==> flow/design.v <==
module pe (
    input clk, en,
    input      [7:0] a, b,
    output reg [15:0] out
);
    always @(posedge clk) begin
        if (en) begin
            out <= a*b;
        end else begin  
            out <= 0;
        end
    end
endmodule
module cu_engine (
    input  clk, nrst,
    input  [71:0] filter, 
    input  [23:0] data_in,
    input  [ 8:0] pe_en_ctrl,
    output [15:0] pe_out
);
    reg [23:0] dff [0:1];
    wire [143:0] psum;
    pe pe00 (.clk(clk), .en(pe_en_ctrl[0]), .a(data_in[ 7: 0]), .b(filter[ 7: 0]), .out(psum[15: 0]));
    pe pe10 (.clk(clk), .en(pe_en_ctrl[1]), .a(data_in[15: 8]), .b(filter[15: 8]), .out(psum[31:16]));
    pe pe20 (.clk(clk), .en(pe_en_ctrl[2]), .a(data_in[23:16]), .b(filter[23:16]), .out(psum[47:32]));
    pe pe01 (.clk(clk), .en(pe_en_ctrl[3]), .a(dff[0][ 7: 0]), .b(filter[31:24]), .out(psum[63:48]));
    pe pe11 (.clk(clk), .en(pe_en_ctrl[4]), .a(dff[0][15: 8]), .b(filter[39:32]), .out(psum[79:64]));
    pe pe21 (.clk(clk), .en(pe_en_ctrl[5]), .a(dff[0][23:16]), .b(filter[47:40]), .out(psum[95:80]));
    pe pe02 (.clk(clk), .en(pe_en_ctrl[6]), .a(dff[1][ 7: 0]), .b(filter[55:48]), .out(psum[111: 96]));
    pe pe12 (.clk(clk), .en(pe_en_ctrl[7]), .a(dff[1][15: 8]), .b(filter[63:56]), .out(psum[127:112]));
    pe pe22 (.clk(clk), .en(pe_en_ctrl[8]), .a(dff[1][23:16]), .b(filter[71:64]), .out(psum[143:128]));
    always @(posedge clk) begin
        if (!nrst) begin
            dff[0] <= 0;
            dff[1] <= 0;
        end else begin
            dff[0] <= data_in;
            dff[1] <= dff[0]; 
        end
    end
    assign pe_out = psum[15:0] + psum[31:16] + psum[47:32] + psum[63:48] + psum[79:64] + psum[95:80] + psum[111:96] + psum[127:112] + psum[143:128];
endmodule
# Reports on cu_engine
# Module cu_engine before and after one edit of its RTL, step after step.
# Lines under "orig" count in the file above, lines under "edited" in the edited file.
# "diff": "edited" minus "orig" as printed here. "rel_change_pct": 100 x difference / "orig".
# Operators carry their Yosys type and port widths (W data, S select, Z words).
# The mark - stands for no value.
[inputs]
top = "cu_engine"
clock_port = "clk"
cell_library = "sky130hd"
pvt_corner = "tt_025C_1v80"

# The edit
# Unified diff, file above to edited file.
# The edited RTL no longer does the same as the RTL above: the edit was made by script, with no optimisation intended.
# begin of diff
@@ -39,4 +39,4 @@
         end
     end
-    assign pe_out = psum[15:0] + psum[31:16] + psum[47:32] + psum[63:48] + psum[79:64] + psum[95:80] + psum[111:96] + psum[127:112] + psum[143:128];
+    assign pe_out = (psum[15:0] + psum[31:16] + psum[47:32] + psum[63:48]) * psum[79:64] + psum[95:80] + psum[111:96] + psum[127:112] + psum[143:128];
 endmodule
# end of diff

# After elaboration
# Counts by Yosys on the flattened word-level netlist (proc, flatten, opt, wreduce). Print and check cells are left out. Cells with the same type and inputs are merged into one.
[classes]
columns = ["item", "orig", "edited", "diff", "rel_change_pct"]
rows = [
  ["n_shift", 0, 0, 0, "-"],
  ["n_mul", 9, 10, 1, 11.11],
  ["n_addsub", 8, 7, -1, -12.50],
  ["bitwise", 0, 0, 0, "-"],
  ["n_reduce_logical", 0, 0, 0, "-"],
  ["n_mux", 0, 0, 0, "-"],
  ["div", 0, 0, 0, "-"],
  ["n_cmp", 0, 0, 0, "-"],
  ["eq_ne", 0, 0, 0, "-"],
]
[ops]
columns = ["cell", "orig", "edited", "diff", "rel_change_pct"]
rows = [
  ["$add A16 B16 Y16", 8, 7, -1, -12.50],
  ["$mul A16 B16 Y16", 0, 1, 1, "-"],
  ["$mul A8 B8 Y16", 9, 9, 0, 0.00],
]
[word_totals]
columns = ["item", "orig", "edited", "diff", "rel_change_pct"]
rows = [
  ["memories", 0, 0, 0, "-"],
  ["inputBits", 107, 107, 0, 0.00],
  ["clocked_rd_ports_x_width", 0, 0, 0, "-"],
  ["ff_bits", 192, 192, 0, 0.00],
  ["output_inout_bits", 16, 16, 0, 0.00],
  ["ram_bits", 0, 0, 0, "-"],
  ["mem_bits_ro", 0, 0, 0, "-"],
  ["latchBits", 0, 0, 0, "-"],
]

# Longest topological paths
# Longest topological path by Yosys (ltp), each cell counted once; first at word level (registers and memories cut), then after technology mapping (sequential cells cut; the memories' decode and read muxes count).
[depth]
columns = ["item", "orig", "edited", "diff", "rel_change_pct"]
rows = [
  ["depth_word", 8, 8, 0, 0.00],
  ["ABC_AREA", "0", "0", "-", "-"],
  ["depth_mapped", 17, 37, 20, 117.65],
]

# After synthesis
# Source: synth_stat.txt of the flow (Yosys; design flattened, memories mapped). It holds for the ABC_AREA given above (unset counts as 0); a run with the other value may have another netlist.
[types]
columns = ["type", "orig", "edited", "diff", "rel_change_pct"]
rows = [
  ["sky130_fd_sc_hd__nand2_1", 112, 353, 241, 215.18],
  ["sky130_fd_sc_hd__nor2_1", 88, 10, -78, -88.64],
  ["sky130_fd_sc_hd__inv_1", 609, 679, 70, 11.49],
  ["sky130_fd_sc_hd__fa_1", 425, 488, 63, 14.82],
  ["sky130_fd_sc_hd__and2_1", 556, 494, -62, -11.15],
  ["sky130_fd_sc_hd__ha_1", 340, 397, 57, 16.76],
  ["sky130_fd_sc_hd__xnor2_1", 48, 94, 46, 95.83],
  ["sky130_fd_sc_hd__o21a_1", 45, 1, -44, -97.78],
  ["sky130_fd_sc_hd__nor3_1", 39, 2, -37, -94.87],
  ["sky130_fd_sc_hd__clkbuf_1", 11, 43, 32, 290.91],
  ["sky130_fd_sc_hd__nor3b_1", 7, 37, 30, 428.57],
  ["sky130_fd_sc_hd__o21ai_0", 43, 69, 26, 60.47],
  ["sky130_fd_sc_hd__a211oi_1", 22, 1, -21, -95.45],
  ["sky130_fd_sc_hd__a21oi_1", 65, 85, 20, 30.77],
  ["sky130_fd_sc_hd__a21o_1", 38, 22, -16, -42.11],
  ["sky130_fd_sc_hd__nor2b_1", 20, 34, 14, 70.00],
  ["sky130_fd_sc_hd__and3b_1", 0, 13, 13, "-"],
  ["sky130_fd_sc_hd__o21ai_1", 8, 18, 10, 125.00],
]
# Not every row of either side is listed.
[synth_totals]
columns = ["item", "orig", "edited", "diff", "rel_change_pct"]
rows = [
  ["ffs", 192, 192, 0, 0.00],
  ["cell_count", 2853, 3166, 313, 10.97],
  ["seq_area_um2", 3843.7, 3843.7, 0.0, 0.00],
  ["n_buf", 11, 45, 34, 309.09],
  ["yosys_area_um2", 26810.7, 29298.1, 2487.4, 9.28],
]
# By module: a second synthesis without flattening, with its own total; a netlist apart from the flattened one above.
[hier_totals]
columns = ["item", "orig", "edited", "diff", "rel_change_pct"]
rows = [
  ["hier_cells", 2895, 3319, 424, 14.65],
  ["area_unflattened_um2", 27171.1, 30847.1, 3676.0, 13.53],
]
# Each row is one instance without its submodules.
[modules_orig]
columns = ["mod", "instances", "area_um2", "n_cells"]
rows = [
  ["pe", 9, 2516.2, 274],
  ["cu_engine", 1, 4525.6, 429],
]
[modules_edited]
columns = ["mod", "instances", "area_um2", "n_cells"]
rows = [
  ["pe", 9, 2516.2, 274],
  ["cu_engine", 1, 8201.6, 853],
]

# Timing after synthesis
# OpenSTA on the mapped netlist: ideal clock, no wires. The path of least setup slack (recovery checks aside). Input and output delay are each 20% of the period. Register names are those of the netlist, which keeps one name where synthesis merged equal registers.
[synth_path]
columns = ["item", "orig", "edited", "diff", "rel_change_pct"]
rows = [
  ["path_kind", "flip-flop to output port", "flip-flop to output port", "-", "-"],
  ["from", "register pe02.out[2]", "register pe00.out[1]", "-", "-"],
  ["to", "output port pe_out[14]", "output port pe_out[15]", "-", "-"],
  ["path_stages", 15, 37, 22, 146.67],
  ["clock_period_ps", 6200, 6200, 0, 0.00],
  ["n_path_buf", 0, 0, 0, "-"],
  ["delay_ps", 4180, 8767, 4587, 109.74],
  ["required_ps", 4960, 4960, 0, 0.00],
  ["output_delay_ps", 1240, 1240, 0, 0.00],
  ["slack_ps", 780, -3807, -4587, "-"],
  ["arrival_time_ps", 4180, 8767, 4587, 109.74],
  ["launch_ps", 0, 0, 0, "-"],
  ["period_less_setup_slack_ps", 5420, 10007, 4587, 84.63],
]
# "delay_ps" = arrival - input delay + setup time.
# At an output port there is no setup time.
# "path_stages": output pins that drive a net of the path, with the launching flip-flop's if there is one; two outputs of one cell count as two.
# "period_less_setup_slack_ps" = period - worst setup slack (recovery checks aside). The figure is calculated, with input and output delays left at 20% of the set period.
# The rows between start and end are the longest chain of elaborated cells between them; the timing report does not say that the signal goes this way. Where chains are equally long, one stands for them.
# Each line given opens the expression or statement behind the cell; cells for indexed reads and writes are added by Yosys, which also makes memories of some case tables.
[synth_via_orig]
path_cell_list = "sky130_fd_sc_hd__dfxtp_1 > sky130_fd_sc_hd__fa_1 > sky130_fd_sc_hd__fa_1 > sky130_fd_sc_hd__fa_1 > sky130_fd_sc_hd__inv_1 > sky130_fd_sc_hd__fa_1 > sky130_fd_sc_hd__inv_1 > sky130_fd_sc_hd__ha_1 > sky130_fd_sc_hd__fa_1 > sky130_fd_sc_hd__a211oi_1 > sky130_fd_sc_hd__o211ai_1 > sky130_fd_sc_hd__a41oi_1 > sky130_fd_sc_hd__o21bai_1 > sky130_fd_sc_hd__a21oi_1 > sky130_fd_sc_hd__xnor2_1"
elab_chain_len = 3
cone_cells = 3
lines_between = 1
cone_classes = "3 x add/sub"
[synth_rtl_orig]
columns = ["item", "line", "rtl"]
rows = [
  ["start: declaration", 4, "output reg [15:0] out"],
  ["start: assignment", 8, "out <= a*b;"],
  ["start: assignment", 10, "out <= 0;"],
  ["$add A16 B16 Y16 (3 in a row)", 41, "assign pe_out = psum[15:0] + psum[31:16] + psum[47:32] + psum[63:48] + psum[79:64] + psum[95:80] + psum[111:96 ..."],
  ["end: declaration", 19, "output [15:0] pe_out"],
]
[synth_via_edited]
path_cell_list = "sky130_fd_sc_hd__dfxtp_1 > sky130_fd_sc_hd__fa_1 > sky130_fd_sc_hd__inv_1 > sky130_fd_sc_hd__fa_1 > sky130_fd_sc_hd__inv_1 > sky130_fd_sc_hd__ha_1 > sky130_fd_sc_hd__inv_1 > sky130_fd_sc_hd__fa_1 > sky130_fd_sc_hd__nor2b_4 > sky130_fd_sc_hd__o2111a_2 > sky130_fd_sc_hd__o31ai_4 > sky130_fd_sc_hd__o221ai_1 > sky130_fd_sc_hd__a21o_1 > sky130_fd_sc_hd__a21oi_1 > sky130_fd_sc_hd__xnor2_1 > sky130_fd_sc_hd__and2_1 > sky130_fd_sc_hd__fa_1 > sky130_fd_sc_hd__fa_1 > sky130_fd_sc_hd__inv_1 > sky130_fd_sc_hd__fa_1 > sky130_fd_sc_hd__inv_1 > sky130_fd_sc_hd__fa_1 > sky130_fd_sc_hd__fa_1 > sky130_fd_sc_hd__fa_1 > sky130_fd_sc_hd__inv_1 > sky130_fd_sc_hd__fa_1 > sky130_fd_sc_hd__xnor2_1 > sky130_fd_sc_hd__xnor2_1 > sky130_fd_sc_hd__xnor2_1 > sky130_fd_sc_hd__xnor2_1 > sky130_fd_sc_hd__xnor2_2 > sky130_fd_sc_hd__xnor2_2 > sky130_fd_sc_hd__xnor2_1 > sky130_fd_sc_hd__xnor2_1 > sky130_fd_sc_hd__xnor2_1 > sky130_fd_sc_hd__xnor3_1 > sky130_fd_sc_hd__xnor3_1"
elab_chain_len = 8
cone_cells = 8
lines_between = 1
cone_classes = "7 x add/sub; 1 x mul"
[synth_rtl_edited]
columns = ["item", "line", "rtl"]
rows = [
  ["start: declaration", 4, "output reg [15:0] out"],
  ["start: assignment", 8, "out <= a*b;"],
  ["start: assignment", 10, "out <= 0;"],
  ["$add A16 B16 Y16 (3 in a row)", 41, "assign pe_out = (psum[15:0] + psum[31:16] + psum[47:32] + psum[63:48]) * psum[79:64] + psum[95:80] + psum[111: ..."],
  ["$mul A16 B16 Y16", 41, ""],
  ["$add A16 B16 Y16 (4 in a row)", 41, ""],
  ["end: declaration", 19, "output [15:0] pe_out"],
]

# Path in the finished layout
# Path of least setup slack in the final report of the runs of pair A (OpenROAD, finished layout, wires in). Where an end is a register, its clock arrival counts in the times.
# The path's times are printed in steps of 10 ps; the period is the one set.
[layout_path]
columns = ["item", "orig", "edited", "diff", "rel_change_pct"]
rows = [
  ["path_kind", "flip-flop to output port", "flip-flop to output port", "-", "-"],
  ["from", "register pe00.out[2]", "register pe20.out[1]", "-", "-"],
  ["to", "output port pe_out[14]", "output port pe_out[15]", "-", "-"],
  ["launch_ps", 460, 490, 30, 6.52],
  ["output_delay_ps", 1240, 1240, 0, 0.00],
  ["clock_period_ps", 6200, 6200, 0, 0.00],
  ["required_ps", 4960, 4960, 0, 0.00],
  ["path_stages", 18, 38, 20, 111.11],
  ["slack_ps", 170, -4340, -4510, "-"],
  ["n_path_buf", 1, 1, 0, 0.00],
  ["arrival_time_ps", 4790, 9300, 4510, 94.15],
]
# The rows between start and end are the longest chain of elaborated cells between them; the timing report does not say that the signal goes this way. Where chains are equally long, one stands for them.
[layout_via_orig]
path_cell_list = "sky130_fd_sc_hd__dfxtp_1 > sky130_fd_sc_hd__inv_1 > sky130_fd_sc_hd__fa_1 > sky130_fd_sc_hd__inv_1 > sky130_fd_sc_hd__fa_1 > sky130_fd_sc_hd__fa_1 > sky130_fd_sc_hd__inv_1 > sky130_fd_sc_hd__fa_1 > sky130_fd_sc_hd__inv_1 > sky130_fd_sc_hd__ha_2 > sky130_fd_sc_hd__fa_2 > sky130_fd_sc_hd__a211oi_2 > sky130_fd_sc_hd__o211ai_1 > sky130_fd_sc_hd__a41oi_2 > sky130_fd_sc_hd__o21bai_1 > sky130_fd_sc_hd__a21oi_2 > sky130_fd_sc_hd__xnor2_2 > sky130_fd_sc_hd__buf_2"
elab_chain_len = 8
cone_cells = 8
lines_between = 1
cone_classes = "8 x add/sub"
[layout_rtl_orig]
columns = ["item", "line", "rtl"]
rows = [
  ["start: declaration", 4, "output reg [15:0] out"],
  ["start: assignment", 8, "out <= a*b;"],
  ["start: assignment", 10, "out <= 0;"],
  ["$add A16 B16 Y16 (8 in a row)", 41, "assign pe_out = psum[15:0] + psum[31:16] + psum[47:32] + psum[63:48] + psum[79:64] + psum[95:80] + psum[111:96 ..."],
  ["end: declaration", 19, "output [15:0] pe_out"],
]
[layout_via_edited]
path_cell_list = "sky130_fd_sc_hd__dfxtp_2 > sky130_fd_sc_hd__fa_1 > sky130_fd_sc_hd__inv_1 > sky130_fd_sc_hd__fa_1 > sky130_fd_sc_hd__inv_2 > sky130_fd_sc_hd__ha_4 > sky130_fd_sc_hd__inv_2 > sky130_fd_sc_hd__fa_2 > sky130_fd_sc_hd__nor2b_4 > sky130_fd_sc_hd__o2111a_2 > sky130_fd_sc_hd__o31ai_4 > sky130_fd_sc_hd__o221ai_2 > sky130_fd_sc_hd__a21o_1 > sky130_fd_sc_hd__a21oi_4 > sky130_fd_sc_hd__xnor2_2 > sky130_fd_sc_hd__and2_4 > sky130_fd_sc_hd__fa_1 > sky130_fd_sc_hd__fa_1 > (+2 left out) > sky130_fd_sc_hd__inv_1 > sky130_fd_sc_hd__fa_1 > sky130_fd_sc_hd__fa_1 > sky130_fd_sc_hd__fa_1 > sky130_fd_sc_hd__inv_1 > sky130_fd_sc_hd__fa_2 > sky130_fd_sc_hd__xnor2_2 > sky130_fd_sc_hd__xnor2_2 > sky130_fd_sc_hd__xnor2_1 > sky130_fd_sc_hd__xnor2_1 > sky130_fd_sc_hd__xnor2_2 > sky130_fd_sc_hd__xnor2_2 > sky130_fd_sc_hd__xnor2_1 > sky130_fd_sc_hd__xnor2_1 > sky130_fd_sc_hd__xnor2_1 > sky130_fd_sc_hd__xnor3_1 > sky130_fd_sc_hd__xnor3_2 > sky130_fd_sc_hd__buf_6"
elab_chain_len = 7
cone_cells = 7
lines_between = 1
cone_classes = "6 x add/sub; 1 x mul"
[layout_rtl_edited]
columns = ["item", "line", "rtl"]
rows = [
  ["start: declaration", 4, "output reg [15:0] out"],
  ["start: assignment", 8, "out <= a*b;"],
  ["start: assignment", 10, "out <= 0;"],
  ["$add A16 B16 Y16 (2 in a row)", 41, "assign pe_out = (psum[15:0] + psum[31:16] + psum[47:32] + psum[63:48]) * psum[79:64] + psum[95:80] + psum[111: ..."],
  ["$mul A16 B16 Y16", 41, ""],
  ["$add A16 B16 Y16 (4 in a row)", 41, ""],
  ["end: declaration", 19, "output [15:0] pe_out"],
]

# Layout results
# Runs of the flow (Yosys, OpenROAD) on both versions; the two runs of a pair have the same settings. The constraints put input and output delay at 20% of the set period each and load the outputs with 0.01 pF.
[flow_settings_pair_A]
CORE_UTILIZATION = 40
period_ns = 6.2
CAP_MARGIN = 20
CORE_MARGIN = 2
SLEW_MARGIN = 20
[measured_pair_A]
columns = ["item", "orig", "edited", "diff", "rel_change_pct"]
rows = [
  ["die_area_um2", 69113.8, 75427.1, 6313.3, 9.13],
  ["final_cell_area_um2", 29858.6, 34443.0, 4584.4, 15.35],
  ["fin_tns_ps", 0, -41754, -41754, "-"],
  ["timing.setup.ws_ps", 167, -4343, -4510, "-"],
  ["yosys_chip_area_um2", 26810.7, 29298.1, 2487.4, 9.28],
]
[flow_settings_pair_B]
ABC_AREA = 0
CAP_MARGIN = 10
CELL_PAD_IN_SITES_DETAIL_PLACEMENT = 0
CORE_MARGIN = 9
CORE_UTILIZATION = 19
CTS_CLUSTER_DIAMETER = 267
CTS_CLUSTER_SIZE = 12
GPL_ROUTABILITY_DRIVEN = 0
PLACE_DENSITY = 0.73
SETUP_SLACK_MARGIN = 0.86
TNS_END_PERCENT = 60
period_ns = 4.51
SLEW_MARGIN = 20
[measured_pair_B]
columns = ["item", "orig", "edited", "diff", "rel_change_pct"]
rows = [
  ["die_area_um2", 154956.0, 168662.0, 13706.0, 8.85],
  ["final_cell_area_um2", 36777.8, 40914.2, 4136.4, 11.25],
  ["fin_tns_ps", -11865, -63923, -52058, "-"],
  ["timing.setup.ws_ps", -1365, -5853, -4488, "-"],
  ["yosys_chip_area_um2", 26810.7, 29298.1, 2487.4, 9.28],
]
